==> flow/design.v <==
module fullAdder(sum,cout,a,b,cin);
output sum,cout;
input a,b,cin;
wire m,n,o;
xor(m,a,b);
and(n,a,b);
xor(sum,m,cin);
and(o,m,cin);
or(cout,o,n);
endmodule 
module mux2to1(out, sel, in1 ,in2);
output out;
input sel,in1,in2;
wire a,b,c;
not(a,sel);
nand(b,in1,a);
nand(c,sel,in2);
nand(out,b,c);
endmodule
module carryLookAheadAdder4bit(sum, cout, a, b, c0);
output [3:0] sum;
output cout;
input [3:0] a,b;
input c0;
wire p0,p1,p2,p3,p0not,p1not,p2not,p3not;
wire g0,g1,g2,g3,g0not,g1not,g2not,g3not;
wire c1,c2,c3,c0not;
not(c0not,c0);
nand(g0not,a[0],b[0]);
not(g0,g0not);
xnor(p0not,a[0],b[0]);
not(p0,p0not);
nand(g1not,a[1],b[1]);
not(g1,g1not);
xnor(p1not,a[1],b[1]);
not(p1,p1not);
nand(g2not,a[2],b[2]);
not(g2,g2not);
xnor(p2not,a[2],b[2]);
not(p2,p2not);
nand(g3not,a[3],b[3]);
not(g3,g3not);
xnor(p3not,a[3],b[3]);
not(p3,p3not);
cy1 carry1(.c1(c1),.p0(p0),.c0(c0),.g0not(g0not));
cy2 carry2(.c2(c2),.p0(p0),.p1(p1),.c0not(c0not),.g0(g0),.g1not(g1not));
cy3 carry3(.c3(c3),.p1(p1),.p2(p2),.p0not(p0not),.c0(c0),.g0not(g0not),.g1(g1),.g2not(g2not));
cy4 carry4(.c4(cout),.p2(p2),.p3(p3),.p1(p1),.p0(p0),.c0not(c0not),.g0(g0),.g1(g1),.g2(g2),.g3(g3));
xor(sum[0],p0,c0);
xor(sum[1],p1,c1);
xor(sum[2],p2,c2);
xor(sum[3],p3,c3);
endmodule 
module cy1(c1,p0,c0,g0not);
output c1;
input p0,c0,g0not;
wire a;
nand(a,p0,c0);
nand(c1,a,g0not);
endmodule
module cy2(c2,p0,p1,c0not,g0,g1not);
output c2;
input p0,p1,c0not,g0,g1not;
wire a,b,c,d;
nand(a,p0,p1);
nor(c,a,c0not);
nand(b,p1,g0);
nand(d,b,g1not);
or(c2,c,d);
endmodule
module cy3(c3,p1,p2,p0not,c0,g0not,g1,g2not);
output c3;
input p1,p2,p0not,c0,g0not,g1,g2not;
wire a,b,c,e,f,g,h;
nand(a,p1,p2);
or(g,a,g0not);
nand(b,p2,g1);
nor(c,a,p0not);
nand(e,b,g2not);
nand(f,c,c0);
nand(h,f,g);
or(c3,h,e);
endmodule 
module cy4(c4,p2,p3,p1,p0,c0not,g0,g1,g2,g3);
output c4;
input p2,p3,p1,p0,c0not,g0,g1,g2,g3;
wire a,b,c,d,e,f,g,h,i,j,k,l,m;
and(a,p3,g2);
and(b,p3,p2);
nand(c,p3,p2);
nand(d,p1,g0);
nand(e,p3,p2);
nand(f,p1,p0);
nor(g,g3,a);
nand(h,b,g1);
or(i,c,d);
or(j,e,f);
and(k,h,i);
or(l,j,c0not);
and(m,k,l);
nand(c4,g,m);
endmodule 
module carrySlelectAdder4bit (sum, cout, a, b, cin);
output [3:0] sum;
output cout;
input [3:0] a,b;
input cin;
wire [3:0] sum_0, sum_1;
wire cout_0, cout_1;
carryLookAheadAdder4bit cla0(sum_0[3:0], cout_0, a, b, 1'b0);
carryLookAheadAdder4bit cla1(sum_1[3:0], cout_1, a, b, 1'b1);
mux2to1 m0(sum[0], cin, sum_0[0], sum_1[0]);
mux2to1 m1(sum[1], cin, sum_0[1], sum_1[1]);
mux2to1 m2(sum[2], cin, sum_0[2], sum_1[2]);
mux2to1 m3(sum[3], cin, sum_0[3], sum_1[3]);
mux2to1 m4(cout, cin, cout_0, cout_1);
endmodule
module carrySelectAdder28bit(sum, in1, in2);
output [27:0] sum;
input wire [26:0] in1; 
input wire [27:0] in2;
wire [27:0] in1_padded;
assign in1_padded[26:0] = in1;
assign in1_padded[27] = in1[26];
wire c0,c1,c2,c3,c4,c5,c6,cout;
carrySlelectAdder4bit cla0(sum[3:0], c0, in1_padded[3:0], in2[3:0], 1'b0);
carrySlelectAdder4bit cla1(sum[7:4], c1, in1_padded[7:4], in2[7:4], c0);
carrySlelectAdder4bit cla2(sum[11:8], c2, in1_padded[11:8], in2[11:8], c1);
carrySlelectAdder4bit cla3(sum[15:12], c3, in1_padded[15:12], in2[15:12], c2);
carrySlelectAdder4bit cla4(sum[19:16], c4, in1_padded[19:16], in2[19:16], c3);
carrySlelectAdder4bit cla5(sum[23:20], c5, in1_padded[23:20], in2[23:20], c4);
carrySlelectAdder4bit cla6(sum[27:24], c6, in1_padded[27:24], in2[27:24], c5);
endmodule
module carrySelectAdder32bit(sum, in1, in2);
output [31:0] sum;
input [31:0] in1, in2;
wire c0,c1,c2,c3,c4,c5,c6,cout;
carrySlelectAdder4bit cla0(sum[3:0], c0, in1[3:0], in2[3:0], 1'b0);
carrySlelectAdder4bit cla1(sum[7:4], c1, in1[7:4], in2[7:4], c0);
carrySlelectAdder4bit cla2(sum[11:8], c2, in1[11:8], in2[11:8], c1);
carrySlelectAdder4bit cla3(sum[15:12], c3, in1[15:12], in2[15:12], c2);
carrySlelectAdder4bit cla4(sum[19:16], c4, in1[19:16], in2[19:16], c3);
carrySlelectAdder4bit cla5(sum[23:20], c5, in1[23:20], in2[23:20], c4);
carrySlelectAdder4bit cla6(sum[27:24], c6, in1[27:24], in2[27:24], c5);
carrySlelectAdder4bit cla7(sum[31:28], cout, in1[31:28], in2[31:28], c6);
endmodule
module carrySelectAdder40bit(sum, in1, in2);
output [39:0] sum;
input [39:0] in1, in2;
wire c0,c1,c2,c3,c4,c5,c6,c7,c8,cout;
carrySlelectAdder4bit cla0(sum[3:0], c0, in1[3:0], in2[3:0], 1'b0);
carrySlelectAdder4bit cla1(sum[7:4], c1, in1[7:4], in2[7:4], c0);
carrySlelectAdder4bit cla2(sum[11:8], c2, in1[11:8], in2[11:8], c1);
carrySlelectAdder4bit cla3(sum[15:12], c3, in1[15:12], in2[15:12], c2);
carrySlelectAdder4bit cla4(sum[19:16], c4, in1[19:16], in2[19:16], c3);
carrySlelectAdder4bit cla5(sum[23:20], c5, in1[23:20], in2[23:20], c4);
carrySlelectAdder4bit cla6(sum[27:24], c6, in1[27:24], in2[27:24], c5);
carrySlelectAdder4bit cla7(sum[31:28], c7, in1[31:28], in2[31:28], c6);
carrySlelectAdder4bit cla8(sum[35:32], c8, in1[35:32], in2[35:32], c7);
carrySlelectAdder4bit cla9(sum[39:36], cout, in1[39:36], in2[39:36], c8);
endmodule
module carrySaveAdder32bit(sum,carry,in1,in2,in3);
output [31:0] sum, carry;
input [31:0] in1, in2, in3;
wire garbage;
assign carry[0] = 1'b0;
fullAdder f0(.sum(sum[0]),.cout(carry[1]),.a(in1[0]),.b(in2[0]),.cin(in3[0]));
fullAdder f1(.sum(sum[1]),.cout(carry[2]),.a(in1[1]),.b(in2[1]),.cin(in3[1]));
fullAdder f2(.sum(sum[2]),.cout(carry[3]),.a(in1[2]),.b(in2[2]),.cin(in3[2]));
fullAdder f3(.sum(sum[3]),.cout(carry[4]),.a(in1[3]),.b(in2[3]),.cin(in3[3]));
fullAdder f4(.sum(sum[4]),.cout(carry[5]),.a(in1[4]),.b(in2[4]),.cin(in3[4]));
fullAdder f5(.sum(sum[5]),.cout(carry[6]),.a(in1[5]),.b(in2[5]),.cin(in3[5]));
fullAdder f6(.sum(sum[6]),.cout(carry[7]),.a(in1[6]),.b(in2[6]),.cin(in3[6]));
fullAdder f7(.sum(sum[7]),.cout(carry[8]),.a(in1[7]),.b(in2[7]),.cin(in3[7]));
fullAdder f8(.sum(sum[8]),.cout(carry[9]),.a(in1[8]),.b(in2[8]),.cin(in3[8]));
fullAdder f9(.sum(sum[9]),.cout(carry[10]),.a(in1[9]),.b(in2[9]),.cin(in3[9]));
fullAdder f10(.sum(sum[10]),.cout(carry[11]),.a(in1[10]),.b(in2[10]),.cin(in3[10]));
fullAdder f11(.sum(sum[11]),.cout(carry[12]),.a(in1[11]),.b(in2[11]),.cin(in3[11]));
fullAdder f12(.sum(sum[12]),.cout(carry[13]),.a(in1[12]),.b(in2[12]),.cin(in3[12]));
fullAdder f13(.sum(sum[13]),.cout(carry[14]),.a(in1[13]),.b(in2[13]),.cin(in3[13]));
fullAdder f14(.sum(sum[14]),.cout(carry[15]),.a(in1[14]),.b(in2[14]),.cin(in3[14]));
fullAdder f15(.sum(sum[15]),.cout(carry[16]),.a(in1[15]),.b(in2[15]),.cin(in3[15]));
fullAdder f16(.sum(sum[16]),.cout(carry[17]),.a(in1[16]),.b(in2[16]),.cin(in3[16]));
fullAdder f17(.sum(sum[17]),.cout(carry[18]),.a(in1[17]),.b(in2[17]),.cin(in3[17]));
fullAdder f18(.sum(sum[18]),.cout(carry[19]),.a(in1[18]),.b(in2[18]),.cin(in3[18]));
fullAdder f19(.sum(sum[19]),.cout(carry[20]),.a(in1[19]),.b(in2[19]),.cin(in3[19]));
fullAdder f20(.sum(sum[20]),.cout(carry[21]),.a(in1[20]),.b(in2[20]),.cin(in3[20]));
fullAdder f21(.sum(sum[21]),.cout(carry[22]),.a(in1[21]),.b(in2[21]),.cin(in3[21]));
fullAdder f22(.sum(sum[22]),.cout(carry[23]),.a(in1[22]),.b(in2[22]),.cin(in3[22]));
fullAdder f23(.sum(sum[23]),.cout(carry[24]),.a(in1[23]),.b(in2[23]),.cin(in3[23]));
fullAdder f24(.sum(sum[24]),.cout(carry[25]),.a(in1[24]),.b(in2[24]),.cin(in3[24]));
fullAdder f25(.sum(sum[25]),.cout(carry[26]),.a(in1[25]),.b(in2[25]),.cin(in3[25]));
fullAdder f26(.sum(sum[26]),.cout(carry[27]),.a(in1[26]),.b(in2[26]),.cin(in3[26]));
fullAdder f27(.sum(sum[27]),.cout(carry[28]),.a(in1[27]),.b(in2[27]),.cin(in3[27]));
fullAdder f28(.sum(sum[28]),.cout(carry[29]),.a(in1[28]),.b(in2[28]),.cin(in3[28]));
fullAdder f29(.sum(sum[29]),.cout(carry[30]),.a(in1[29]),.b(in2[29]),.cin(in3[29]));
fullAdder f30(.sum(sum[30]),.cout(carry[31]),.a(in1[30]),.b(in2[30]),.cin(in3[30]));
fullAdder f31(.sum(sum[31]),.cout(garbage),.a(in1[31]),.b(in2[31]),.cin(in3[31]));
endmodule 
module boothEncoderDecoder(PPIJ, BIP1, BI, BIM1, AJ, AJM1);
output PPIJ;
input BIP1, BI, BIM1, AJ, AJM1;
wire a,b,c,d,e,f,g,h,i;
xor(a,BI,BIM1);
xor(b,BIP1,BI);
xor(c,BIP1,AJM1);
xor(d,BI,BIM1);
xor(e,BIP1,AJ);
nand(f,b,c);
nand(g,d,e);
nor(h,a,f);
not(i,h);
nand(PPIJ,i,g);
endmodule  
module partialProductGenerator(PP, neg, MD, MRIP1, MRI, MRIM1);
output [17:0] PP;
output neg;
input [15:0] MD;
input MRIP1, MRI, MRIM1;
boothEncoderDecoder PP0(PP[0], MRIP1, MRI, MRIM1, MD[0], 1'b0);
boothEncoderDecoder PP1(PP[1], MRIP1, MRI, MRIM1, MD[1], MD[0]);
boothEncoderDecoder PP2(PP[2], MRIP1, MRI, MRIM1, MD[2], MD[1]);
boothEncoderDecoder PP3(PP[3], MRIP1, MRI, MRIM1, MD[3], MD[2]);
boothEncoderDecoder PP4(PP[4], MRIP1, MRI, MRIM1, MD[4], MD[3]);
boothEncoderDecoder PP5(PP[5], MRIP1, MRI, MRIM1, MD[5], MD[4]);
boothEncoderDecoder PP6(PP[6], MRIP1, MRI, MRIM1, MD[6], MD[5]);
boothEncoderDecoder PP7(PP[7], MRIP1, MRI, MRIM1, MD[7], MD[6]);
boothEncoderDecoder PP8(PP[8], MRIP1, MRI, MRIM1, MD[8], MD[7]);
boothEncoderDecoder PP9(PP[9], MRIP1, MRI, MRIM1, MD[9], MD[8]);
boothEncoderDecoder PP10(PP[10], MRIP1, MRI, MRIM1, MD[10], MD[9]);
boothEncoderDecoder PP11(PP[11], MRIP1, MRI, MRIM1, MD[11], MD[10]);
boothEncoderDecoder PP12(PP[12], MRIP1, MRI, MRIM1, MD[12], MD[11]);
boothEncoderDecoder PP13(PP[13], MRIP1, MRI, MRIM1, MD[13], MD[12]);
boothEncoderDecoder PP14(PP[14], MRIP1, MRI, MRIM1, MD[14], MD[13]);
boothEncoderDecoder PP15(PP[15], MRIP1, MRI, MRIM1, MD[15], MD[14]);
boothEncoderDecoder PP16(PP[16], MRIP1, MRI, MRIM1, MD[15], MD[15]);
boothEncoderDecoder PP17(PP[17], MRIP1, MRI, MRIM1, MD[15], MD[15]);
getNegBit n0(neg,MD[15],PP[17],MRIP1, MRI, MRIM1);
endmodule
module getNegBit(neg,MD_MSB, PP_MSB,MRIP1, MRI, MRIM1);
output neg;
input MRIP1, MRI, MRIM1, MD_MSB, PP_MSB;
wire all_1, all_0, a,b,c,d,e,f;
nand(a,MRIP1,MRI);
not(b,MRIM1);
nor(all_1,a,b);
nor(c,MRIP1,MRI);
not(d,MRIM1);
and(all_0,c,d);
nor(e,all_0,all_1);
xor(f,PP_MSB,MD_MSB);
and(neg,e,f);
endmodule
module generatePartialProducts(PP0,PP1,PP2,PP3,PP4,PP5,PP6,PP7,PP8,neg,MD,MR);
output [17:0] PP0,PP1,PP2,PP3,PP4,PP5,PP6,PP7,PP8;
output [7:0] neg;
input [15:0] MD, MR;
wire not_used;
partialProductGenerator P0(PP0, neg[0], MD, MR[1], MR[0], 1'b0);
partialProductGenerator P1(PP1, neg[1], MD, MR[3], MR[2], MR[1]);
partialProductGenerator P2(PP2, neg[2], MD, MR[5], MR[4], MR[3]);
partialProductGenerator P3(PP3, neg[3], MD, MR[7], MR[6], MR[5]);
partialProductGenerator P4(PP4, neg[4], MD, MR[9], MR[8], MR[7]);
partialProductGenerator P5(PP5, neg[5], MD, MR[11], MR[10], MR[9]);
partialProductGenerator P6(PP6, neg[6], MD, MR[13], MR[12], MR[11]);
partialProductGenerator P7(PP7, neg[7], MD, MR[15], MR[14], MR[13]);
partialProductGenerator P8(PP8, not_used, MD, MR[15] ,MR[15], MR[15]);
endmodule
module mac_16bit(out_rounded,md,mr,clk,rst);
output reg [26:0] out_rounded;
input [15:0] md,mr;               
input clk,rst;
reg [15:0] MD,MR;
reg [39:0] acc;
wire [39:0] mult_out;
wire [17:0] PP0,PP1,PP2,PP3,PP4,PP5,PP6,PP7,PP8;
reg [31:0] PP0_reg,PP1_reg,PP2_reg,PP3_reg,PP4_reg,PP5_reg,PP6_reg,PP7_reg,PP8_reg;
wire [31:0] PP0_FULL,PP1_FULL,PP2_FULL,PP3_FULL,PP4_FULL,PP5_FULL,PP6_FULL,PP7_FULL,PP8_FULL;
wire [7:0] neg;
wire [31:0] sum0,carry0,sum1,carry1,sum2,carry2,sum3,carry3,sum4,carry4,sum5,carry5,sum6,carry6;
wire [39:0] new_acc;
reg [2:0] setup_count;
reg setup_completed;
reg [8:0] count;
generatePartialProducts PP(.PP0(PP0),.PP1(PP1),.PP2(PP2),.PP3(PP3),.PP4(PP4),.PP5(PP5),.PP6(PP6),.PP7(PP7),.PP8(PP8),.neg(neg),.MD(MD),.MR(MR));
genvar i;
assign PP0_FULL[16:0] = PP0;
for(i=31; i>16; i=i-1) begin
  assign PP0_FULL[i] = PP0_FULL[16];
end
assign PP1_FULL[18:2] = PP1;
for(i=31; i>18; i=i-1) begin
  assign PP1_FULL[i] = PP1_FULL[18];
end
assign PP1_FULL[1] = 1'b0;
assign PP1_FULL[0] = neg[0];
assign PP2_FULL[20:4] = PP2;
for(i=31; i>20; i=i-1) begin
  assign PP2_FULL[i] = PP2_FULL[20];
end
assign PP2_FULL[3] = 1'b0;
assign PP2_FULL[2] = neg[1];
for(i=0; i<2; i=i+1) begin
  assign PP2_FULL[i] = 1'b0;
end
assign PP3_FULL[22:6] = PP3;
for(i=31; i>22; i=i-1) begin
  assign PP3_FULL[i] = PP3_FULL[22];
end
assign PP3_FULL[5] = 1'b0;
assign PP3_FULL[4] = neg[2];
for(i=0; i<4; i=i+1) begin
  assign PP3_FULL[i] = 1'b0;
end
assign PP4_FULL[24:8] = PP4;
for(i=31; i>24; i=i-1) begin
  assign PP4_FULL[i] = PP4_FULL[24];
end
assign PP4_FULL[7] = 1'b0;
assign PP4_FULL[6] = neg[3];
for(i=0; i<6; i=i+1) begin
  assign PP4_FULL[i] = 1'b0;
end
assign PP5_FULL[26:10] = PP5;
for(i=31; i>26; i=i-1) begin
  assign PP5_FULL[i] = PP5_FULL[26];
end
assign PP5_FULL[9] = 1'b0;
assign PP5_FULL[8] = neg[4];
for(i=0; i<8; i=i+1) begin
  assign PP5_FULL[i] = 1'b0;
end
assign PP6_FULL[28:12] = PP6;
for(i=31; i>28; i=i-1) begin
  assign PP6_FULL[i] = PP6_FULL[28];
end
assign PP6_FULL[11] = 1'b0;
assign PP6_FULL[10] = neg[5];
for(i=0; i<10; i=i+1) begin
  assign PP6_FULL[i] = 1'b0;
end
assign PP7_FULL[30:14] = PP7;
assign PP7_FULL[31] = PP7_FULL[30];
assign PP7_FULL[13] = 1'b0;
assign PP7_FULL[12] = neg[6];
for(i=0; i<12; i=i+1) begin
  assign PP7_FULL[i] = 1'b0;
end
assign PP8_FULL[31:16] = PP8[15:0];
assign PP8_FULL[15] = 1'b0;
assign PP8_FULL[14] = neg[7];
for(i=0; i<14; i=i+1) begin
  assign PP8_FULL[i] = 1'b0;
end
carrySaveAdder32bit csa0(.sum(sum0),.carry(carry0),.in1(PP0_reg),.in2(PP1_reg),.in3(PP2_reg));
carrySaveAdder32bit csa1(.sum(sum1),.carry(carry1),.in1(PP3_reg),.in2(PP4_reg),.in3(PP5_reg));
carrySaveAdder32bit csa2(.sum(sum2),.carry(carry2),.in1(PP6_reg),.in2(PP7_reg),.in3(PP8_reg));
carrySaveAdder32bit csa3(.sum(sum3),.carry(carry3),.in1(sum0),.in2(carry0),.in3(sum1));
carrySaveAdder32bit csa4(.sum(sum4),.carry(carry4),.in1(carry1),.in2(sum2),.in3(carry2));
carrySaveAdder32bit csa5(.sum(sum5),.carry(carry5),.in1(sum3),.in2(carry3),.in3(sum4));
carrySaveAdder32bit csa6(.sum(sum6),.carry(carry6),.in1(sum5),.in2(carry5),.in3(carry4));
carrySelectAdder32bit cla0(.sum(mult_out[31:0]), .in1(sum6), .in2(carry6));
for(i=32; i<40; i=i+1) begin
  assign mult_out[i] = mult_out[31];
end
carrySelectAdder40bit cla1(.sum(new_acc), .in1(mult_out), .in2(acc));
wire a,b,c,d,e,f,g,h,j,k,l,m,OR;
wire up_down_select;
nor(a,acc[1],acc[0]);
nor(b,acc[3],acc[2]);
nor(c,acc[5],acc[4]);
nor(d,acc[7],acc[6]);
nor(e,acc[9],acc[8]);
nor(f,acc[11],acc[10]);
and(g,a,b);
and(h,c,d);
and(m,e,f);
and(j,h,m);
nand(OR,g,j);
nand(k,acc[12],acc[13]);
nand(l,acc[12],OR);
nand(up_down_select,k,l);
wire [27:0] out_up;
wire [26:0] out_rounded_wire;
carrySelectAdder28bit add0(out_up, acc[39:13], 28'b0000000000000000000000000001);
mux2to1 m0(out_rounded_wire[0], up_down_select, acc[13], out_up[0]);
mux2to1 m1(out_rounded_wire[1], up_down_select, acc[14], out_up[1]);
mux2to1 m2(out_rounded_wire[2], up_down_select, acc[15], out_up[2]);
mux2to1 m3(out_rounded_wire[3], up_down_select, acc[16], out_up[3]);
mux2to1 m4(out_rounded_wire[4], up_down_select, acc[17], out_up[4]);
mux2to1 m5(out_rounded_wire[5], up_down_select, acc[18], out_up[5]);
mux2to1 m6(out_rounded_wire[6], up_down_select, acc[19], out_up[6]);
mux2to1 m7(out_rounded_wire[7], up_down_select, acc[20], out_up[7]);
mux2to1 m8(out_rounded_wire[8], up_down_select, acc[21], out_up[8]);
mux2to1 m9(out_rounded_wire[9], up_down_select, acc[22], out_up[9]);
mux2to1 m10(out_rounded_wire[10], up_down_select, acc[23], out_up[10]);
mux2to1 m11(out_rounded_wire[11], up_down_select, acc[24], out_up[11]);
mux2to1 m12(out_rounded_wire[12], up_down_select, acc[25], out_up[12]);
mux2to1 m13(out_rounded_wire[13], up_down_select, acc[26], out_up[13]);
mux2to1 m14(out_rounded_wire[14], up_down_select, acc[27], out_up[14]);
mux2to1 m15(out_rounded_wire[15], up_down_select, acc[28], out_up[15]);
mux2to1 m16(out_rounded_wire[16], up_down_select, acc[29], out_up[16]);
mux2to1 m17(out_rounded_wire[17], up_down_select, acc[30], out_up[17]);
mux2to1 m18(out_rounded_wire[18], up_down_select, acc[31], out_up[18]);
mux2to1 m19(out_rounded_wire[19], up_down_select, acc[32], out_up[19]);
mux2to1 m20(out_rounded_wire[20], up_down_select, acc[33], out_up[20]);
mux2to1 m21(out_rounded_wire[21], up_down_select, acc[34], out_up[21]);
mux2to1 m22(out_rounded_wire[22], up_down_select, acc[35], out_up[22]);
mux2to1 m23(out_rounded_wire[23], up_down_select, acc[36], out_up[23]);
mux2to1 m24(out_rounded_wire[24], up_down_select, acc[37], out_up[24]);
mux2to1 m25(out_rounded_wire[25], up_down_select, acc[38], out_up[25]);
mux2to1 m26(out_rounded_wire[26], up_down_select, acc[39], out_up[26]);
always @ (posedge clk)
begin
if(setup_count == 3 && !setup_completed && rst)
begin
setup_completed <= 1;
MD <= md;
MR <= mr;
PP0_reg <= PP0_FULL;
PP1_reg <= PP1_FULL;
PP2_reg <= PP2_FULL;
PP3_reg <= PP3_FULL;
PP4_reg <= PP4_FULL;
PP5_reg <= PP5_FULL;
PP6_reg <= PP6_FULL;
PP7_reg <= PP7_FULL;
PP8_reg <= PP8_FULL;
acc <= new_acc;
out_rounded <= out_rounded_wire;
count <= 1;
end
else if(!setup_completed && rst)
begin
MD <= md;
MR <= mr;
PP0_reg <= PP0_FULL;
PP1_reg <= PP1_FULL;
PP2_reg <= PP2_FULL;
PP3_reg <= PP3_FULL;
PP4_reg <= PP4_FULL;
PP5_reg <= PP5_FULL;
PP6_reg <= PP6_FULL;
PP7_reg <= PP7_FULL;
PP8_reg <= PP8_FULL;
acc <= new_acc;
out_rounded <= out_rounded_wire;
setup_count <= setup_count + 1;
end
if(count != 0 && rst)
begin
MD <= md;
MR <= mr;
PP0_reg <= PP0_FULL;
PP1_reg <= PP1_FULL;
PP2_reg <= PP2_FULL;
PP3_reg <= PP3_FULL;
PP4_reg <= PP4_FULL;
PP5_reg <= PP5_FULL;
PP6_reg <= PP6_FULL;
PP7_reg <= PP7_FULL;
PP8_reg <= PP8_FULL;
acc <= new_acc;
count <= count + 1;
out_rounded <= out_rounded_wire;
end
if(!rst)
begin
acc <= 0;
MD <= 0;
MR <= 0;
out_rounded <= 0;
setup_count <= 0;
setup_completed <= 0;
count <= 0;
PP0_reg <= 0;
PP1_reg <= 0;
PP2_reg <= 0;
PP3_reg <= 0;
PP4_reg <= 0;
PP5_reg <= 0;
PP6_reg <= 0;
PP7_reg <= 0;
PP8_reg <= 0;
end
if(count == 256)
begin
acc <= 0;
out_rounded <= 0;
setup_count <= 1;
setup_completed <= 0;
count <= 0;
PP0_reg <= 0;
PP1_reg <= 0;
PP2_reg <= 0;
PP3_reg <= 0;
PP4_reg <= 0;
PP5_reg <= 0;
PP6_reg <= 0;
PP7_reg <= 0;
PP8_reg <= 0;
end
end
endmodule
Hand-over note for mac_16bit

* Step by step through the tools: mac_16bit
Tool output for the design above before and after an edit, in the order of the flow.
Lines under "unedited" count in the file above, lines under "edited" in the edited file.
"difference": "edited" minus "unedited" as printed here. "relative change": 100 x difference / "unedited".
The mark - stands for no value.
- Top :: mac_16bit
- Clock port :: clk
- Cell library :: sky130hd
- Corner :: tt_025C_1v80

* Edit of the RTL
Unified diff, file above to edited file.
The edited RTL no longer does the same as the RTL above: the edit was made by script, with no optimisation intended.
#+begin_src diff
@@ -108,5 +108,8 @@
 wire [3:0] sum_0, sum_1;
 wire cout_0, cout_1;
-carryLookAheadAdder4bit cla0(sum_0[3:0], cout_0, a, b, 1'b0);
+wire cout_0_a, cout_0_b;
+carryLookAheadAdder4bit cla0(sum_0[3:0], cout_0_a, a, b, 1'b0);
+carryLookAheadAdder4bit cla0_alt (, cout_0_b, ~a, b, 1'b0);
+assign cout_0 = cout_0_a ^ cout_0_b;
 carryLookAheadAdder4bit cla1(sum_1[3:0], cout_1, a, b, 1'b1);
 mux2to1 m0(sum[0], cin, sum_0[0], sum_1[0]);
#+end_src

* Word-level counts
Source: Yosys, flattened and elaborated, memories not mapped. Widths are those after wreduce. Registers that Yosys merges into a memory's read port (data or address) are not register bits. Print and check cells do not count. Equal cells are merged and count once.
** Bit counts
- word-level cells :: unedited 3779, edited 4115, difference +336, relative change +8.89%
- output and inout bits :: unedited 27, edited 27, difference 0, relative change 0.00%
- bits of input ports :: unedited 34, edited 34, difference 0, relative change 0.00%
- flip-flop bits (word level) :: unedited 336, edited 336, difference 0, relative change 0.00%
** Operators by class
- muxes and demuxes :: unedited 44, edited 44, difference 0, relative change 0.00%
- equality and inequality tests :: unedited 4, edited 4, difference 0, relative change 0.00%
- reduce/logical cells :: unedited 11, edited 11, difference 0, relative change 0.00%
- bitwise gates (word level) :: unedited 3701, edited 4037, difference +336, relative change +9.08%
- add/sub/neg operators :: unedited 2, edited 2, difference 0, relative change 0.00%
** Operator list
- 1-bit AND :: unedited 1441, edited 1590, difference +149, relative change +10.34%
- 1-bit NOT :: unedited 1136, edited 1216, difference +80, relative change +7.04%
- 1-bit bitwise XOR :: unedited 675, edited 735, difference +60, relative change +8.89%
- 1-bit bitwise OR :: unedited 449, edited 480, difference +31, relative change +6.90%
- 4-bit NOT :: unedited 0, edited 16, difference +16
- 32-bit two-way mux :: unedited 27, edited 27, difference 0, relative change 0.00%
- 16-bit two-way mux :: unedited 6, edited 6, difference 0, relative change 0.00%
- 1-bit logical AND :: unedited 4, edited 4, difference 0, relative change 0.00%
- 1-bit two-way mux :: unedited 3, edited 3, difference 0, relative change 0.00%
- 27-bit two-way mux :: unedited 3, edited 3, difference 0, relative change 0.00%
- 40-bit two-way mux :: unedited 3, edited 3, difference 0, relative change 0.00%
- 9-bit two-way mux :: unedited 2, edited 2, difference 0, relative change 0.00%
- 2-bit AND reduction :: unedited 2, edited 2, difference 0, relative change 0.00%
- 3-bit by 1-bit adder with 3-bit output with constant B :: unedited 1, edited 1, difference 0, relative change 0.00%
- 9-bit by 1-bit adder with 9-bit output with constant B :: unedited 1, edited 1, difference 0, relative change 0.00%
- 3-bit by 2-bit equality test with 1-bit output with constant B :: unedited 1, edited 1, difference 0, relative change 0.00%
- 9-bit equality test with constant B :: unedited 1, edited 1, difference 0, relative change 0.00%
- 1-bit logical NOT :: unedited 1, edited 1, difference 0, relative change 0.00%
- 2-bit by 1-bit != test with 1-bit output with constant B :: unedited 1, edited 1, difference 0, relative change 0.00%
- 2-bit != test with constant B :: unedited 1, edited 1, difference 0, relative change 0.00%
- 2-bit nonzero test :: unedited 1, edited 1, difference 0, relative change 0.00%
- 3-bit nonzero test :: unedited 1, edited 1, difference 0, relative change 0.00%
- 9-bit nonzero test :: unedited 1, edited 1, difference 0, relative change 0.00%
- 2-bit OR reduction :: unedited 1, edited 1, difference 0, relative change 0.00%

* Longest topological paths
Longest topological path by Yosys (ltp), each cell counted once; first at word level (registers and memories cut), then after technology mapping (sequential cells cut; the memories' decode and read muxes count).
** Depth
- depth in word-level cells :: unedited 66, edited 68, difference +2, relative change +3.03%
- ABC_AREA :: unedited 0, edited 0
- mapped depth :: unedited 30, edited 37, difference +7, relative change +23.33%
- mapped depth without buffers :: unedited 30, edited 36, difference +6, relative change +20.00%

* After synthesis
Yosys stat after the flow's synthesis: flattened, memories mapped to cells. It holds for the ABC_AREA given above (unset counts as 0); a run with the other value may have another netlist.
** Synthesis totals
- mapped flip-flops :: unedited 256, edited 256, difference 0, relative change 0.00%
- sequential part of the area (um^2) :: unedited 5124.9, edited 5124.9, difference 0.0, relative change 0.00%
- synthesis area (um^2) :: unedited 20368.3, edited 21903.5, difference +1535.2, relative change +7.54%
- cells in the netlist :: unedited 2446, edited 2623, difference +177, relative change +7.24%
- buffer cells :: unedited 211, edited 195, difference -16, relative change -7.58%
** Cell types
- sky130_fd_sc_hd__ha_1 :: unedited 171, edited 233, difference +62, relative change +36.26%
- sky130_fd_sc_hd__inv_1 :: unedited 263, edited 315, difference +52, relative change +19.77%
- sky130_fd_sc_hd__a21oi_1 :: unedited 248, edited 216, difference -32, relative change -12.90%
- sky130_fd_sc_hd__a21boi_0 :: unedited 5, edited 34, difference +29, relative change +580.00%
- sky130_fd_sc_hd__nand2_1 :: unedited 291, edited 268, difference -23, relative change -7.90%
- sky130_fd_sc_hd__nor2_1 :: unedited 129, edited 147, difference +18, relative change +13.95%
- sky130_fd_sc_hd__xor2_1 :: unedited 44, edited 62, difference +18, relative change +40.91%
- sky130_fd_sc_hd__nor3_1 :: unedited 15, edited 32, difference +17, relative change +113.33%
- sky130_fd_sc_hd__a221oi_1 :: unedited 0, edited 15, difference +15
- sky130_fd_sc_hd__xnor2_1 :: unedited 74, edited 88, difference +14, relative change +18.92%
- sky130_fd_sc_hd__clkbuf_1 :: unedited 195, edited 186, difference -9, relative change -4.62%
- sky130_fd_sc_hd__nand3_1 :: unedited 124, edited 115, difference -9, relative change -7.26%
- sky130_fd_sc_hd__buf_1 :: unedited 13, edited 4, difference -9, relative change -69.23%
- sky130_fd_sc_hd__nor2b_1 :: unedited 4, edited 13, difference +9, relative change +225.00%
- sky130_fd_sc_hd__o21ai_1 :: unedited 1, edited 10, difference +9, relative change +900.00%
- sky130_fd_sc_hd__a221o_1 :: unedited 105, edited 98, difference -7, relative change -6.67%
- sky130_fd_sc_hd__o221ai_1 :: unedited 105, edited 98, difference -7, relative change -6.67%
- sky130_fd_sc_hd__a2bb2oi_1 :: unedited 8, edited 1, difference -7, relative change -87.50%
Not every row of either side is listed.
By module: a second synthesis without flattening, with its own total; a netlist apart from the flattened one above.
** Second synthesis, totals
- cell total of the unflattened synthesis :: unedited 4156, edited 5056, difference +900, relative change +21.66%
- area (unflattened synthesis) (um^2) :: unedited 37237.0, edited 43493.0, difference +6256.0, relative change +16.80%
Each row is one instance without its submodules.
** By module, unedited
- mac_16bit :: cells 1307, seq. area 5445.2 um^2, times used 1, area 11467.2 um^2
- boothEncoderDecoder :: cells 5, seq. area 0.0 um^2, times used 162, area 43.8 um^2
- carryLookAheadAdder4bit :: cells 16, seq. area 0.0 um^2, times used 50, area 141.4 um^2
- fullAdder :: cells 1, seq. area 0.0 um^2, times used 224, area 20.0 um^2
- mux2to1 :: cells 1, seq. area 0.0 um^2, times used 152, area 15.0 um^2
- cy4 :: cells 6, seq. area 0.0 um^2, times used 50, area 30.0 um^2
- cy3 :: cells 5, seq. area 0.0 um^2, times used 50, area 25.0 um^2
- cy2 :: cells 3, seq. area 0.0 um^2, times used 50, area 20.0 um^2
- cy1 :: cells 1, seq. area 0.0 um^2, times used 50, area 10.0 um^2
- getNegBit :: cells 4, seq. area 0.0 um^2, times used 9, area 30.0 um^2
- carrySlelectAdder4bit :: cells 2, seq. area 0.0 um^2, times used 25, area 7.5 um^2
- carrySaveAdder32bit :: cells 2, seq. area 0.0 um^2, times used 7, area 11.3 um^2
- (name not given) :: cells 1, seq. area 0.0 um^2, times used 9, area 3.8 um^2
- carrySelectAdder28bit :: cells 1, seq. area 0.0 um^2, times used 1, area 3.8 um^2
unedited: Further modules, not shown: 3.
** By module, edited
- mac_16bit :: cells 1307, seq. area 5445.2 um^2, times used 1, area 11467.2 um^2
- carryLookAheadAdder4bit :: cells 16, seq. area 0.0 um^2, times used 75, area 141.4 um^2
- boothEncoderDecoder :: cells 5, seq. area 0.0 um^2, times used 162, area 43.8 um^2
- fullAdder :: cells 1, seq. area 0.0 um^2, times used 224, area 20.0 um^2
- mux2to1 :: cells 1, seq. area 0.0 um^2, times used 152, area 15.0 um^2
- cy4 :: cells 6, seq. area 0.0 um^2, times used 75, area 30.0 um^2
- cy3 :: cells 5, seq. area 0.0 um^2, times used 75, area 25.0 um^2
- cy2 :: cells 3, seq. area 0.0 um^2, times used 75, area 20.0 um^2
- carrySlelectAdder4bit :: cells 7, seq. area 0.0 um^2, times used 25, area 31.3 um^2
- cy1 :: cells 1, seq. area 0.0 um^2, times used 75, area 10.0 um^2
- getNegBit :: cells 4, seq. area 0.0 um^2, times used 9, area 30.0 um^2
- carrySaveAdder32bit :: cells 2, seq. area 0.0 um^2, times used 7, area 11.3 um^2
- (name not given) :: cells 1, seq. area 0.0 um^2, times used 9, area 3.8 um^2
- carrySelectAdder28bit :: cells 1, seq. area 0.0 um^2, times used 1, area 3.8 um^2
edited: Further modules, not shown: 3.

* Worst setup path after synthesis
Source: OpenSTA report_checks on the synthesized netlist (no wires, ideal clock, input and output delay 20% of the period each), path of least setup slack; recovery checks are left aside. Register names are those of the netlist, which keeps one name where synthesis merged equal registers.
** Path post-synthesis
- path type :: unedited register to register, edited register to register
- start point :: unedited register PP2_reg[13], edited register PP2_reg[13]
- end point :: unedited register acc[37], edited register acc[39]
- time at the first pin (ns) :: unedited 0.000, edited 0.000, difference 0.000
- data required time (ns) :: unedited 6.814, edited 6.833, difference +0.019, relative change +0.28%
- data arrival time (ns) :: unedited 6.607, edited 8.107, difference +1.500, relative change +22.70%
- path delay (ns) :: unedited 6.693, edited 8.174, difference +1.481, relative change +22.13%
- stages :: unedited 28, edited 36, difference +8, relative change +28.57%
- path buffers :: unedited 0, edited 1, difference +1
- clock period (ns) :: unedited 6.9, edited 6.9, difference 0.0, relative change 0.00%
- path slack (ns) :: unedited 0.208, edited -1.274, difference -1.482
- setup time (ns) :: unedited 0.086, edited 0.067, difference -0.019
- synthesis period reached (ns) :: unedited 6.692, edited 8.174, difference +1.482, relative change +22.15%
"path delay" = arrival - input delay + setup time.
"stages": output pins that drive a net of the path, with the launching flip-flop's if there is one; two outputs of one cell count as two.
"synthesis period reached" = period - worst setup slack (recovery checks aside). The figure is calculated, with input and output delays left at 20% of the set period.
The rows between start and end are the longest chain of elaborated cells between them; the timing report does not say that the signal goes this way. Where chains are equally long, one stands for them.
Each line given opens the expression or statement behind the cell; cells for indexed reads and writes are added by Yosys, which also makes memories of some case tables.
A register here has more assigning lines than the two given.
On the way, post-synthesis, unedited:
- Path through :: sky130_fd_sc_hd__dfxtp_1 -> sky130_fd_sc_hd__fa_1 -> sky130_fd_sc_hd__inv_1 -> sky130_fd_sc_hd__fa_1 -> sky130_fd_sc_hd__fa_1 -> sky130_fd_sc_hd__fa_1 -> sky130_fd_sc_hd__inv_1 -> sky130_fd_sc_hd__ha_1 -> sky130_fd_sc_hd__ha_1 -> sky130_fd_sc_hd__nor3_1 -> sky130_fd_sc_hd__o21bai_1 -> sky130_fd_sc_hd__nor3_2 -> sky130_fd_sc_hd__o31a_1 -> sky130_fd_sc_hd__o21ai_0 -> sky130_fd_sc_hd__a21o_1 -> sky130_fd_sc_hd__mux2i_1 -> sky130_fd_sc_hd__ha_1 -> sky130_fd_sc_hd__ha_1 -> sky130_fd_sc_hd__o21a_1 -> sky130_fd_sc_hd__o21a_1 -> sky130_fd_sc_hd__a2111oi_0 -> sky130_fd_sc_hd__o21ai_0 -> sky130_fd_sc_hd__o21ba_2 -> sky130_fd_sc_hd__o21ai_0 -> sky130_fd_sc_hd__a21oi_1 -> sky130_fd_sc_hd__mux2i_1 -> sky130_fd_sc_hd__nor2_1 -> sky130_fd_sc_hd__a211oi_1
- Length of the longest elaborated chain :: 60
- Elaborated cells on any way between the ends :: 494
- Those cells by class :: mux (3); logic (491)
** Ends and longest elaborated chain, post-synthesis, unedited
- start: declaration :: RTL line 277 : reg [31:0] PP0_reg,PP1_reg,PP2_reg,PP3_reg,PP4_reg,PP5_reg,PP6_reg,PP7_reg,PP8_reg;
- start: assignment :: RTL line 422 : PP2_reg <= PP2_FULL;
- start: assignment :: RTL line 439 : PP2_reg <= PP2_FULL;
- 1-bit AND :: RTL line 8 : and(o,m,cin);
- 1-bit bitwise OR :: RTL line 9 : or(cout,o,n);
- 1-bit bitwise XOR :: RTL line 5 : xor(m,a,b);
- 1-bit AND :: RTL line 8
- 1-bit bitwise OR :: RTL line 9
- 1-bit bitwise XOR :: RTL line 5
- 1-bit bitwise XOR :: RTL line 7 : xor(sum,m,cin);
- [... 46 more ...]
- 1-bit AND :: RTL line 17 : nand(c,sel,in2);
- 1-bit NOT :: RTL line 17
- 1-bit AND :: RTL line 18 : nand(out,b,c);
- 1-bit NOT :: RTL line 18
- 40-bit two-way mux :: RTL line 433 : else if(!setup_completed && rst)
- 40-bit two-way mux :: RTL line 415 : if(setup_count == 3 && !setup_completed && rst)
- 40-bit two-way mux :: RTL line 450 : if(count != 0 && rst)
- end: assignment :: RTL line 446 : acc <= new_acc;
- end: assignment :: RTL line 463 : acc <= new_acc;
- end: declaration :: RTL line 274 : reg [39:0] acc;
On the way, post-synthesis, edited:
- Path through :: sky130_fd_sc_hd__dfxtp_1 -> sky130_fd_sc_hd__fa_1 -> sky130_fd_sc_hd__inv_1 -> sky130_fd_sc_hd__fa_1 -> sky130_fd_sc_hd__fa_1 -> sky130_fd_sc_hd__fa_1 -> sky130_fd_sc_hd__inv_1 -> sky130_fd_sc_hd__ha_1 -> sky130_fd_sc_hd__ha_1 -> sky130_fd_sc_hd__o21ai_0 -> sky130_fd_sc_hd__a2bb2oi_1 -> sky130_fd_sc_hd__a41oi_1 -> sky130_fd_sc_hd__o211ai_1 -> sky130_fd_sc_hd__nand3_1 -> sky130_fd_sc_hd__or2_2 -> sky130_fd_sc_hd__clkbuf_1 -> sky130_fd_sc_hd__mux2_2 -> sky130_fd_sc_hd__inv_1 -> sky130_fd_sc_hd__a21o_1 -> sky130_fd_sc_hd__a21o_1 -> sky130_fd_sc_hd__a21oi_1 -> sky130_fd_sc_hd__xor2_1 -> sky130_fd_sc_hd__ha_1 -> sky130_fd_sc_hd__nor2_1 -> sky130_fd_sc_hd__a21oi_1 -> sky130_fd_sc_hd__and3_1 -> sky130_fd_sc_hd__or2_2 -> sky130_fd_sc_hd__o211ai_1 -> sky130_fd_sc_hd__a211oi_2 -> sky130_fd_sc_hd__or4_4 -> sky130_fd_sc_hd__and3_4 -> sky130_fd_sc_hd__or3_4 -> sky130_fd_sc_hd__a311oi_2 -> sky130_fd_sc_hd__xor2_1 -> sky130_fd_sc_hd__or3_1 -> sky130_fd_sc_hd__a21oi_2
- Length of the longest elaborated chain :: 62
- Elaborated cells on any way between the ends :: 675
- Those cells by class :: mux (3); logic (672)
** Ends and longest elaborated chain, post-synthesis, edited
- start: declaration :: RTL line 280 : reg [31:0] PP0_reg,PP1_reg,PP2_reg,PP3_reg,PP4_reg,PP5_reg,PP6_reg,PP7_reg,PP8_reg;
- start: assignment :: RTL line 425 : PP2_reg <= PP2_FULL;
- start: assignment :: RTL line 442 : PP2_reg <= PP2_FULL;
- 1-bit AND :: RTL line 8 : and(o,m,cin);
- 1-bit bitwise OR :: RTL line 9 : or(cout,o,n);
- 1-bit bitwise XOR :: RTL line 5 : xor(m,a,b);
- 1-bit AND :: RTL line 8
- 1-bit bitwise OR :: RTL line 9
- 1-bit bitwise XOR :: RTL line 5
- 1-bit bitwise XOR :: RTL line 7 : xor(sum,m,cin);
- [... 48 more ...]
- 1-bit AND :: RTL line 17 : nand(c,sel,in2);
- 1-bit NOT :: RTL line 17
- 1-bit AND :: RTL line 18 : nand(out,b,c);
- 1-bit NOT :: RTL line 18
- 40-bit two-way mux :: RTL line 436 : else if(!setup_completed && rst)
- 40-bit two-way mux :: RTL line 418 : if(setup_count == 3 && !setup_completed && rst)
- 40-bit two-way mux :: RTL line 453 : if(count != 0 && rst)
- end: assignment :: RTL line 449 : acc <= new_acc;
- end: assignment :: RTL line 466 : acc <= new_acc;
- end: declaration :: RTL line 277 : reg [39:0] acc;

* Path in the finished layout
Path of least setup slack in the final report of each run of set A (OpenROAD, finished layout, wires in). Where an end is a register, its clock arrival counts in the times.
** Path after layout
- path type :: unedited register to register, edited register to register
- start point :: unedited register PP2_reg[13], edited register PP3_reg[17]
- end point :: unedited register acc[35], edited register acc[39]
- time at the first pin (ns) :: unedited 0.60, edited 0.57, difference -0.03, relative change -5.00%
- path buffers :: unedited 5, edited 0, difference -5, relative change -100.00%
- setup time (ns) :: unedited 0.15, edited 0.07, difference -0.08
- data required time (ns) :: unedited 7.13, edited 7.20, difference +0.07, relative change +0.98%
- clock period (ns) :: unedited 6.71, edited 6.71, difference 0.00, relative change 0.00%
- data arrival time (ns) :: unedited 7.14, edited 8.27, difference +1.13, relative change +15.83%
- path slack (ns) :: unedited -0.01, edited -1.08, difference -1.07
- stages :: unedited 31, edited 30, difference -1, relative change -3.23%
The rows between start and end are the longest chain of elaborated cells between them; the timing report does not say that the signal goes this way. Where chains are equally long, one stands for them.
A register here has more assigning lines than the two given.
On the way, after layout, unedited:
- Path through :: sky130_fd_sc_hd__dfxtp_2 -> sky130_fd_sc_hd__fa_1 -> sky130_fd_sc_hd__inv_1 -> sky130_fd_sc_hd__fa_1 -> sky130_fd_sc_hd__fa_1 -> sky130_fd_sc_hd__fa_1 -> sky130_fd_sc_hd__inv_2 -> sky130_fd_sc_hd__buf_6 -> sky130_fd_sc_hd__ha_4 -> sky130_fd_sc_hd__nand4_1 -> sky130_fd_sc_hd__nor4_2 -> sky130_fd_sc_hd__nor3_4 -> sky130_fd_sc_hd__o31a_1 -> sky130_fd_sc_hd__o221ai_2 -> sky130_fd_sc_hd__buf_4 -> sky130_fd_sc_hd__buf_4 -> sky130_fd_sc_hd__a21boi_1 -> sky130_fd_sc_hd__xnor2_1 -> sky130_fd_sc_hd__ha_1 -> sky130_fd_sc_hd__nand4_1 -> sky130_fd_sc_hd__nor2_2 -> sky130_fd_sc_hd__a2111oi_2 -> sky130_fd_sc_hd__buf_4 -> sky130_fd_sc_hd__o21ai_2 -> sky130_fd_sc_hd__o21ba_4 -> sky130_fd_sc_hd__buf_6 -> sky130_fd_sc_hd__nand2_2 -> sky130_fd_sc_hd__a21o_1 -> sky130_fd_sc_hd__a21oi_2 -> sky130_fd_sc_hd__xor2_1 -> sky130_fd_sc_hd__o31ai_1
- Length of the longest elaborated chain :: 56
- Elaborated cells on any way between the ends :: 477
- Those cells by class :: mux (3); logic (474)
** Ends and longest elaborated chain, after layout, unedited
- start: declaration :: RTL line 277 : reg [31:0] PP0_reg,PP1_reg,PP2_reg,PP3_reg,PP4_reg,PP5_reg,PP6_reg,PP7_reg,PP8_reg;
- start: assignment :: RTL line 422 : PP2_reg <= PP2_FULL;
- start: assignment :: RTL line 439 : PP2_reg <= PP2_FULL;
- 1-bit AND :: RTL line 8 : and(o,m,cin);
- 1-bit bitwise OR :: RTL line 9 : or(cout,o,n);
- 1-bit bitwise XOR :: RTL line 5 : xor(m,a,b);
- 1-bit AND :: RTL line 8
- 1-bit bitwise OR :: RTL line 9
- 1-bit bitwise XOR :: RTL line 5
- 1-bit bitwise XOR :: RTL line 7 : xor(sum,m,cin);
- [... 42 more ...]
- 1-bit AND :: RTL line 17 : nand(c,sel,in2);
- 1-bit NOT :: RTL line 17
- 1-bit AND :: RTL line 18 : nand(out,b,c);
- 1-bit NOT :: RTL line 18
- 40-bit two-way mux :: RTL line 433 : else if(!setup_completed && rst)
- 40-bit two-way mux :: RTL line 415 : if(setup_count == 3 && !setup_completed && rst)
- 40-bit two-way mux :: RTL line 450 : if(count != 0 && rst)
- end: assignment :: RTL line 446 : acc <= new_acc;
- end: assignment :: RTL line 463 : acc <= new_acc;
- end: declaration :: RTL line 274 : reg [39:0] acc;
On the way, after layout, edited:
- Path through :: sky130_fd_sc_hd__dfxtp_1 -> sky130_fd_sc_hd__inv_1 -> sky130_fd_sc_hd__fa_1 -> sky130_fd_sc_hd__fa_1 -> sky130_fd_sc_hd__fa_1 -> sky130_fd_sc_hd__inv_1 -> sky130_fd_sc_hd__fa_1 -> sky130_fd_sc_hd__ha_1 -> sky130_fd_sc_hd__ha_1 -> sky130_fd_sc_hd__o21ai_1 -> sky130_fd_sc_hd__a21oi_1 -> sky130_fd_sc_hd__nor2_1 -> sky130_fd_sc_hd__o31a_1 -> sky130_fd_sc_hd__mux2_2 -> sky130_fd_sc_hd__or3_1 -> sky130_fd_sc_hd__nand2_2 -> sky130_fd_sc_hd__mux2_2 -> sky130_fd_sc_hd__ha_4 -> sky130_fd_sc_hd__ha_1 -> sky130_fd_sc_hd__o21a_1 -> sky130_fd_sc_hd__o21ai_0 -> sky130_fd_sc_hd__nand2b_1 -> sky130_fd_sc_hd__xnor2_1 -> sky130_fd_sc_hd__or4_4 -> sky130_fd_sc_hd__and3_4 -> sky130_fd_sc_hd__or3_4 -> sky130_fd_sc_hd__a311oi_2 -> sky130_fd_sc_hd__xor2_1 -> sky130_fd_sc_hd__or3_1 -> sky130_fd_sc_hd__a21oi_2
- Length of the longest elaborated chain :: 58
- Elaborated cells on any way between the ends :: 564
- Those cells by class :: mux (3); logic (561)
** Ends and longest elaborated chain, after layout, edited
- start: declaration :: RTL line 280 : reg [31:0] PP0_reg,PP1_reg,PP2_reg,PP3_reg,PP4_reg,PP5_reg,PP6_reg,PP7_reg,PP8_reg;
- start: assignment :: RTL line 426 : PP3_reg <= PP3_FULL;
- start: assignment :: RTL line 443 : PP3_reg <= PP3_FULL;
- 1-bit bitwise XOR :: RTL line 5 : xor(m,a,b);
- 1-bit bitwise XOR :: RTL line 7 : xor(sum,m,cin);
- 1-bit AND :: RTL line 8 : and(o,m,cin);
- 1-bit bitwise OR :: RTL line 9 : or(cout,o,n);
- 1-bit bitwise XOR :: RTL line 5
- 1-bit AND :: RTL line 8
- 1-bit bitwise OR :: RTL line 9
- [... 44 more ...]
- 1-bit AND :: RTL line 17 : nand(c,sel,in2);
- 1-bit NOT :: RTL line 17
- 1-bit AND :: RTL line 18 : nand(out,b,c);
- 1-bit NOT :: RTL line 18
- 40-bit two-way mux :: RTL line 436 : else if(!setup_completed && rst)
- 40-bit two-way mux :: RTL line 418 : if(setup_count == 3 && !setup_completed && rst)
- 40-bit two-way mux :: RTL line 453 : if(count != 0 && rst)
- end: assignment :: RTL line 449 : acc <= new_acc;
- end: assignment :: RTL line 466 : acc <= new_acc;
- end: declaration :: RTL line 277 : reg [39:0] acc;

* Measured runs
Both versions went through the flow (Yosys, OpenROAD) with the same settings in each pair. Constraints: input delay and output delay 20% of the set period each, output load 0.01 pF.
Flow settings, set A:
- period_ns :: 6.71
- CAP_MARGIN :: 20
- CORE_MARGIN :: 2
- CORE_UTILIZATION :: 40
- SLEW_MARGIN :: 20
** Measured results, set A
- power consumption (uW) :: unedited 6706, edited 9758, difference +3052, relative change +45.51%
- area of the standard cells in the finished layout (um^2) :: unedited 23324.9, edited 26067.5, difference +2742.6, relative change +11.76%
- mapped cell area after synthesis (um^2) :: unedited 20368.3, edited 21903.5, difference +1535.2, relative change +7.54%
- achieved clock period (ns) :: unedited 6.719, edited 7.787, difference +1.068, relative change +15.90%
- area inside the die boundary (um^2) :: unedited 52741.4, edited 56646.4, difference +3905.0, relative change +7.40%
- final setup TNS (ns) :: unedited -0.009, edited -11.215, difference -11.206
- utilization of the finished layout :: unedited 0.465, edited 0.482, difference +0.017
- worst setup slack after layout (ns) :: unedited -0.009, edited -1.077, difference -1.068
- smallest hold slack (ns) :: unedited 0.452, edited 0.451, difference -0.001
Flow settings, set B:
- CAP_MARGIN :: 25
- CELL_PAD_IN_SITES_DETAIL_PLACEMENT :: 2
- CORE_ASPECT_RATIO :: 0.97
- CORE_UTILIZATION :: 18
- CTS_CLUSTER_SIZE :: 45
- GPL_TIMING_DRIVEN :: 1
- MAX_ROUTING_LAYER :: met4
- MIN_ROUTING_LAYER :: met2
- PLACE_DENSITY_LB_ADDON :: 0.16
- period_ns :: 11.8
- CORE_MARGIN :: 2
- SLEW_MARGIN :: 20
** Measured results, set B
- power consumption (uW) :: unedited 3855, edited 4968, difference +1113, relative change +28.87%
- area of the standard cells in the finished layout (um^2) :: unedited 23745.3, edited 25547.0, difference +1801.7, relative change +7.59%
- mapped cell area after synthesis (um^2) :: unedited 20368.3, edited 21903.5, difference +1535.2, relative change +7.54%
- achieved clock period (ns) :: unedited 7.761, edited 8.862, difference +1.101, relative change +14.19%
- area inside the die boundary (um^2) :: unedited 115865.0, edited 124493.0, difference +8628.0, relative change +7.45%
- final setup TNS (ns) :: unedited 0.000, edited 0.000, difference 0.000
- utilization of the finished layout :: unedited 0.212, edited 0.211, difference -0.001
- worst setup slack after layout (ns) :: unedited 4.039, edited 2.938, difference -1.101
- smallest hold slack (ns) :: unedited 0.458, edited 0.456, difference -0.002
"achieved clock period" means the clock period less the worst setup slack. The figure is calculated, with input and output delays left at 20% of the set period.
"power consumption" is the tool's figure for a default switching activity; nothing was simulated.

End of note.
